==> flow/design.v <==
module cordic_dds # (
   parameter DW = 16,                
   parameter PIPE_DEPTH = 14,        
   parameter limP = 16'h4dba         
)
( 
   sin_o, cos_o, err_o,
   clk, phase_i
);
   input             clk;
   input [DW-1:0]    phase_i;        
   output [DW:0]     sin_o, cos_o;   
   output [DW:0]     err_o;          
   reg [DW:0] cos_r, sin_o_r;
   reg [DW:0] x[PIPE_DEPTH:0];
   reg [DW:0] y[PIPE_DEPTH:0];
   reg [DW:0] z[PIPE_DEPTH:0];
   reg [1:0] quadrant [PIPE_DEPTH:0];
   wire [DW:0] atan_rom[PIPE_DEPTH:0];
   assign atan_rom[0] = 8189;
   assign atan_rom[1] = 4834;
   assign atan_rom[2] = 2554;
   assign atan_rom[3] = 1296;
   assign atan_rom[4] = 650;
   assign atan_rom[5] = 325;
   assign atan_rom[6] = 162;
   assign atan_rom[7] = 81;
   assign atan_rom[8] = 40;
   assign atan_rom[9] = 20;
   assign atan_rom[10] = 10;
   assign atan_rom[11] = 5;
   assign atan_rom[12] = 2;
   assign atan_rom[13] = 1;
   assign atan_rom[14] = 0;
   always @ (posedge clk) begin  
      x[0] <= {1'b0, limP};
      y[0] <= 0;
      z[0] <= {3'b0, phase_i[DW-1-2:0]};  
   end
   always @ (posedge clk) begin  
      x[1] <= x[0] - y[0];
      y[1] <= x[0] + y[0];
      z[1] <= z[0] - atan_rom[0];  
   end
   generate
      genvar k;
      for(k=1; k<PIPE_DEPTH; k=k+1) begin
         always @ (posedge clk) begin
            if (z[k][DW]) begin  
               x[k+1] <= x[k] + {{k{y[k][DW]}},y[k][DW:k]};  
               y[k+1] <= y[k] - {{k{x[k][DW]}},x[k][DW:k]};  
               z[k+1] <= z[k] + atan_rom[k];
            end else begin
               x[k+1] <= x[k] - {{k{y[k][DW]}},y[k][DW:k]};
               y[k+1] <= y[k] + {{k{x[k][DW]}},x[k][DW:k]};
               z[k+1] <= z[k] - atan_rom[k];
            end
         end
      end
   endgenerate
   always @ (posedge clk) begin
      quadrant[0] <= phase_i[DW-1:DW-2];
   end
   generate
      genvar j;
      for(j=0; j<PIPE_DEPTH; j=j+1) begin
         always @ (posedge clk) begin
            quadrant[j+1] <= quadrant[j];
         end
      end
   endgenerate
   always @ (posedge clk)
      case(quadrant[PIPE_DEPTH])
         2'b00: begin
            cos_r <= x[PIPE_DEPTH];  
            sin_o_r <= y[PIPE_DEPTH];  
         end
         2'b01: begin
            cos_r <= ~(y[PIPE_DEPTH]) + 1'b1;  
            sin_o_r <= x[PIPE_DEPTH];  
         end
         2'b10: begin
            cos_r <= ~(x[PIPE_DEPTH]) + 1'b1;  
            sin_o_r <= ~(y[PIPE_DEPTH]) + 1'b1;  
         end
         2'b11: begin
            cos_r <= y[PIPE_DEPTH];  
            sin_o_r <= ~(x[PIPE_DEPTH]) + 1'b1;  
         end
      endcase
   assign cos_o = cos_r;
   assign sin_o = sin_o_r;
   assign err_o = z[PIPE_DEPTH];
endmodule
Step by step through the tools: cordic_dds. The steps from the RTL of cordic_dds to its reports follow in flow order. Line numbers count from 1 in the design file above. Operators carry their Yosys type and port widths (W data, S select, Z words). Not given: --

Design top: cordic_dds. Clock: clk. Cell library: sky130hd. Library corner: tt_025C_1v80.

Elaborated design. Yosys after proc, flatten, opt, wreduce and memory -nomap, before mapping. Enables and synchronous resets that opt folds into registers are not counted as muxes. Print and check cells are not counted. Equal cells are merged and count once.

The figure for register bits is 752. Bits of input ports: 17. The figure for cells after elaboration is 182.

For add/subtract/negate cells the number is 77. Under equality and inequality tests stands 3. Under multiplexer cells stands 41. Bitwise operators: 2. The figure for reduce/logical cells is 1.

Operators with widths (number): $mux W17 (37); $add A17 B17 Y17 (22); $sub A17 B17 Y17 (22); $pmux W17 S4 (2); $add A17 B1 Y17 const B (3); $not A17 Y17 (2); $add A15 B13 Y16 (2); $sub A15 B13 Y16 (2); $mux W15 (2); $sub A17 B1 Y17 const B (1); $add A17 B10 Y17 const B (1); $sub A17 B10 Y17 const B (1); $add A17 B11 Y17 const B (1); $sub A17 B11 Y17 const B (1); $add A17 B12 Y17 const B (1); $sub A17 B12 Y17 const B (1); $add A17 B13 Y17 const B (1); $sub A17 B13 Y17 const B (1); $add A17 B2 Y17 const B (1); $sub A17 B2 Y17 const B (1); $add A17 B3 Y17 const B (1); $sub A17 B3 Y17 const B (1); $add A17 B4 Y17 const B (1); $sub A17 B4 Y17 const B (1); $add A17 B5 Y17 const B (1); $sub A17 B5 Y17 const B (1); $add A17 B6 Y17 const B (1); $sub A17 B6 Y17 const B (1).

Other operator kinds: 10; their cells: 11.

Depth. Longest topological path by Yosys (ltp), each cell counted once; first at word level (registers and memories cut), then after technology mapping (sequential cells cut; the memories' decode and read muxes count).

The entry for depth after elaboration reads 3. Under ABC_AREA stands 0. The entry for depth in mapped cells reads 17. The figure for mapped depth without buffers is 17.

Synthesis result. The flow's flattened synthesis, as Yosys stat reports it; memories are mapped. The netlist is that of the ABC_AREA named above (0 if unset); the other value can give another one.

Cells by type (number): sky130_fd_sc_hd__dfxtp_1 (718); sky130_fd_sc_hd__ha_1 (597); sky130_fd_sc_hd__xnor2_1 (442); sky130_fd_sc_hd__a21oi_1 (495); sky130_fd_sc_hd__xor2_1 (218); sky130_fd_sc_hd__nor2_1 (406); sky130_fd_sc_hd__a21o_1 (189); sky130_fd_sc_hd__o21ai_0 (279); sky130_fd_sc_hd__inv_1 (284); sky130_fd_sc_hd__nand2_1 (227); sky130_fd_sc_hd__fa_1 (35); sky130_fd_sc_hd__nor3_1 (116); sky130_fd_sc_hd__o21a_1 (72); sky130_fd_sc_hd__o21bai_1 (62); sky130_fd_sc_hd__nand2b_1 (63); sky130_fd_sc_hd__nand3_1 (73); sky130_fd_sc_hd__a31oi_1 (50); sky130_fd_sc_hd__a211oi_1 (40).

Other cell types: 51; their cells: 507.

The figure for standard cells after synthesis is 4873. The figure for synthesis area is 43683.1 sq um. The entry for flip-flops reads 718. The entry for buffer cells reads 61.

Worst setup path after synthesis. Path of least setup slack by OpenSTA after synthesis, without wires, with an ideal clock, recovery checks aside; 20% of the period is set as input and as output delay. Where synthesis merged equal registers, the netlist keeps one of their names.

Path kind: flip-flop to flip-flop. From: reg z[4][16]. To: reg y[5][16]. The entry for period reads 5.0 ns. The entry for setup time reads 0.118 ns. For data arrival time the number is 3.384 ns. Data required time: 4.882 ns. Setup slack: 1.498 ns. Delay of the path: 3.502 ns. Stages on the path: 13. The figure for buffers on the path is 2. The figure for synthesis period reached is 3.502 ns.

"delay of the path" = arrival - input delay + setup time. "stages on the path": output pins that drive a net of the path, with the launching flip-flop's if there is one; two outputs of one cell count as two. "synthesis period reached" is the clock period less the worst setup slack; recovery checks do not enter. This is arithmetic on one report: input and output delays are still those of the set period (20% each). Between the ends stands the longest chain of elaborated cells between them, by number of cells; it is not shown to be the way that was timed. Of several equally long chains one is given. Each line given opens the expression or statement behind the cell; cells for indexed reads and writes are added by Yosys, which also makes memories of some case tables.

Cells stage by stage: sky130_fd_sc_hd__dfxtp_1 sky130_fd_sc_hd__clkbuf_1 sky130_fd_sc_hd__buf_1 sky130_fd_sc_hd__mux2i_1 sky130_fd_sc_hd__fa_1 sky130_fd_sc_hd__a211o_1 sky130_fd_sc_hd__a2111o_1 sky130_fd_sc_hd__a31oi_1 sky130_fd_sc_hd__o21ai_1 sky130_fd_sc_hd__a21o_1 sky130_fd_sc_hd__and4_4 sky130_fd_sc_hd__o32a_1 sky130_fd_sc_hd__xnor2_1. Under cells in the longest elaborated chain stands 1.

RTL lines, path post-synthesis: start: declaration (line 17) `reg [DW:0] z[PIPE_DEPTH:0];`; start: assignment (line 52) `z[k+1] <= z[k] + atan_rom[k];`; start: assignment (line 56) `z[k+1] <= z[k] - atan_rom[k];`; $mux W17 (line 49) `if (z[k][DW]) begin`; end: assignment (line 51) `y[k+1] <= y[k] - {{k{x[k][DW]}},x[k][DW:k]};`; end: assignment (line 55) `y[k+1] <= y[k] + {{k{x[k][DW]}},x[k][DW:k]};`; end: declaration (line 16) `reg [DW:0] y[PIPE_DEPTH:0];`.

Worst path after layout. Path of least setup slack in the final report of stored run 1 (OpenROAD, finished layout, wires in). Where an end is a register, its clock arrival counts in the times.

Path kind: flip-flop to flip-flop. From: reg z[4][16]. To: reg y[5][16]. The entry for period reads 5.0 ns. The entry for setup time reads 0.09 ns. For data arrival time the number is 4.72 ns. Data required time: 5.53 ns. Setup slack: 0.81 ns. Stages on the path: 13. The figure for buffers on the path is 2.

Between the ends stands the longest chain of elaborated cells between them, by number of cells; it is not shown to be the way that was timed. Of several equally long chains one is given.

Cells stage by stage: sky130_fd_sc_hd__dfxtp_1 sky130_fd_sc_hd__clkbuf_1 sky130_fd_sc_hd__buf_2 sky130_fd_sc_hd__mux2i_1 sky130_fd_sc_hd__fa_1 sky130_fd_sc_hd__a211o_1 sky130_fd_sc_hd__a2111o_1 sky130_fd_sc_hd__a31oi_1 sky130_fd_sc_hd__o21ai_1 sky130_fd_sc_hd__a21o_1 sky130_fd_sc_hd__and4_4 sky130_fd_sc_hd__o32a_1 sky130_fd_sc_hd__xnor2_1. Under cells in the longest elaborated chain stands 1.

RTL lines, path after layout: start: declaration (line 17) `reg [DW:0] z[PIPE_DEPTH:0];`; start: assignment (line 52) `z[k+1] <= z[k] + atan_rom[k];`; start: assignment (line 56) `z[k+1] <= z[k] - atan_rom[k];`; $mux W17 (line 49) `if (z[k][DW]) begin`; end: assignment (line 51) `y[k+1] <= y[k] - {{k{x[k][DW]}},x[k][DW:k]};`; end: assignment (line 55) `y[k+1] <= y[k] + {{k{x[k][DW]}},x[k][DW:k]};`; end: declaration (line 16) `reg [DW:0] y[PIPE_DEPTH:0];`.

==> runs of cordic_dds <==
cordic_dds through Yosys and OpenROAD on sky130hd: 5 stored runs, unordered, with their settings and measured results. The constraints put input and output delay at 20% of the set period each and load the outputs with 0.01 pF. By "achieved clock period" is meant the clock period of the run minus its worst setup slack. This is arithmetic on one report: input and output delays are still those of the set period (20% each). "worst path time" means the part of the period allowed to the worst setup path (the constraints hold back 20% at inputs and 20% at outputs) less its slack; where the path has registers, the arrival times of their clocks count too.

Stored run 1 has these settings: ABC_AREA 0; CAP_MARGIN 20; CELL_PAD_IN_SITES_GLOBAL_PLACEMENT 3; CORE_MARGIN 8; CORE_UTILIZATION 39; CTS_CLUSTER_DIAMETER 217; GPL_TIMING_DRIVEN 0; MAX_ROUTING_LAYER met4; SETUP_SLACK_MARGIN 0.58; TNS_END_PERCENT 75; period_ns 5.0; SLEW_MARGIN 20. The post-synthesis cell area stands at 43683.1 sq um. The area of the die comes to 122973.0 sq um. The measured standard-cell area after layout is 49353.6 sq um. The utilization is 44.5%. The measured worst setup slack after layout is 0.809 ns. The setup total negative slack reads 0.000 ns. The achieved clock period stands at 4.191 ns. For the worst path time the run shows 4.19 ns. Worst setup path kind: flip-flop to flip-flop.

Stored run 2 has these settings: ABC_AREA 0; CAP_MARGIN 20; CELL_PAD_IN_SITES_GLOBAL_PLACEMENT 3; CORE_MARGIN 3; CORE_UTILIZATION 39; CTS_CLUSTER_DIAMETER 217; GPL_TIMING_DRIVEN 0; HOLD_SLACK_MARGIN 0.16; SETUP_SLACK_MARGIN 0.58; TNS_END_PERCENT 75; period_ns 5.0; SLEW_MARGIN 20. The post-synthesis cell area stands at 43683.1 sq um. The area of the die comes to 116059.0 sq um. The measured standard-cell area after layout is 49373.6 sq um. The utilization is 44.5%. The measured worst setup slack after layout is 0.851 ns. The setup total negative slack reads 0.000 ns. The achieved clock period stands at 4.149 ns. For the worst path time the run shows 4.15 ns. Worst setup path kind: flip-flop to flip-flop.

Stored run 3 has these settings: ABC_AREA 1; CELL_PAD_IN_SITES_GLOBAL_PLACEMENT 1; CORE_MARGIN 5; CORE_UTILIZATION 35; CTS_CLUSTER_SIZE 53; MAX_ROUTING_LAYER met5; MIN_ROUTING_LAYER met2; PLACE_DENSITY_LB_ADDON 0.12; SETUP_SLACK_MARGIN -0.02; SLEW_MARGIN 40; period_ns 3.28; CAP_MARGIN 20. The post-synthesis cell area stands at 51246.6 sq um. The area of the die comes to 154170.0 sq um. The measured standard-cell area after layout is 57362.5 sq um. The utilization is 39.4%. The measured worst setup slack after layout is 0.284 ns. The setup total negative slack reads 0.000 ns. The achieved clock period stands at 2.996 ns. For the worst path time the run shows 3.00 ns. Worst setup path kind: flip-flop to flip-flop.

Stored run 4 has these settings: CORE_UTILIZATION 26; CTS_CLUSTER_DIAMETER 232; CTS_CLUSTER_SIZE 23; GPL_ROUTABILITY_DRIVEN 0; GPL_TIMING_DRIVEN 0; PLACE_DENSITY_LB_ADDON 0.26; SETUP_SLACK_MARGIN 0.45; TNS_END_PERCENT 10; period_ns 7.0; CAP_MARGIN 20; CORE_MARGIN 2; SLEW_MARGIN 20. The post-synthesis cell area stands at 43683.1 sq um. The area of the die comes to 171305.0 sq um. The measured standard-cell area after layout is 48133.7 sq um. The utilization is 28.8%. The measured worst setup slack after layout is 2.358 ns. The setup total negative slack reads 0.000 ns. The achieved clock period stands at 4.642 ns. For the worst path time the run shows 4.64 ns. Worst setup path kind: flip-flop to flip-flop.

Stored run 5 has these settings: CELL_PAD_IN_SITES_DETAIL_PLACEMENT 2; CORE_UTILIZATION 28; CTS_CLUSTER_SIZE 86; GPL_ROUTABILITY_DRIVEN 0; PLACE_DENSITY_LB_ADDON 0.14; SLEW_MARGIN 35; period_ns 2.83; CAP_MARGIN 20; CORE_MARGIN 2. The post-synthesis cell area stands at 43683.1 sq um. The area of the die comes to 159185.0 sq um. The measured standard-cell area after layout is 62875.3 sq um. The utilization is 40.7%. The measured worst setup slack after layout is -0.614 ns. The setup total negative slack reads -13.837 ns. The achieved clock period stands at 3.444 ns. For the worst path time the run shows 3.44 ns. Worst setup path kind: flip-flop to flip-flop.
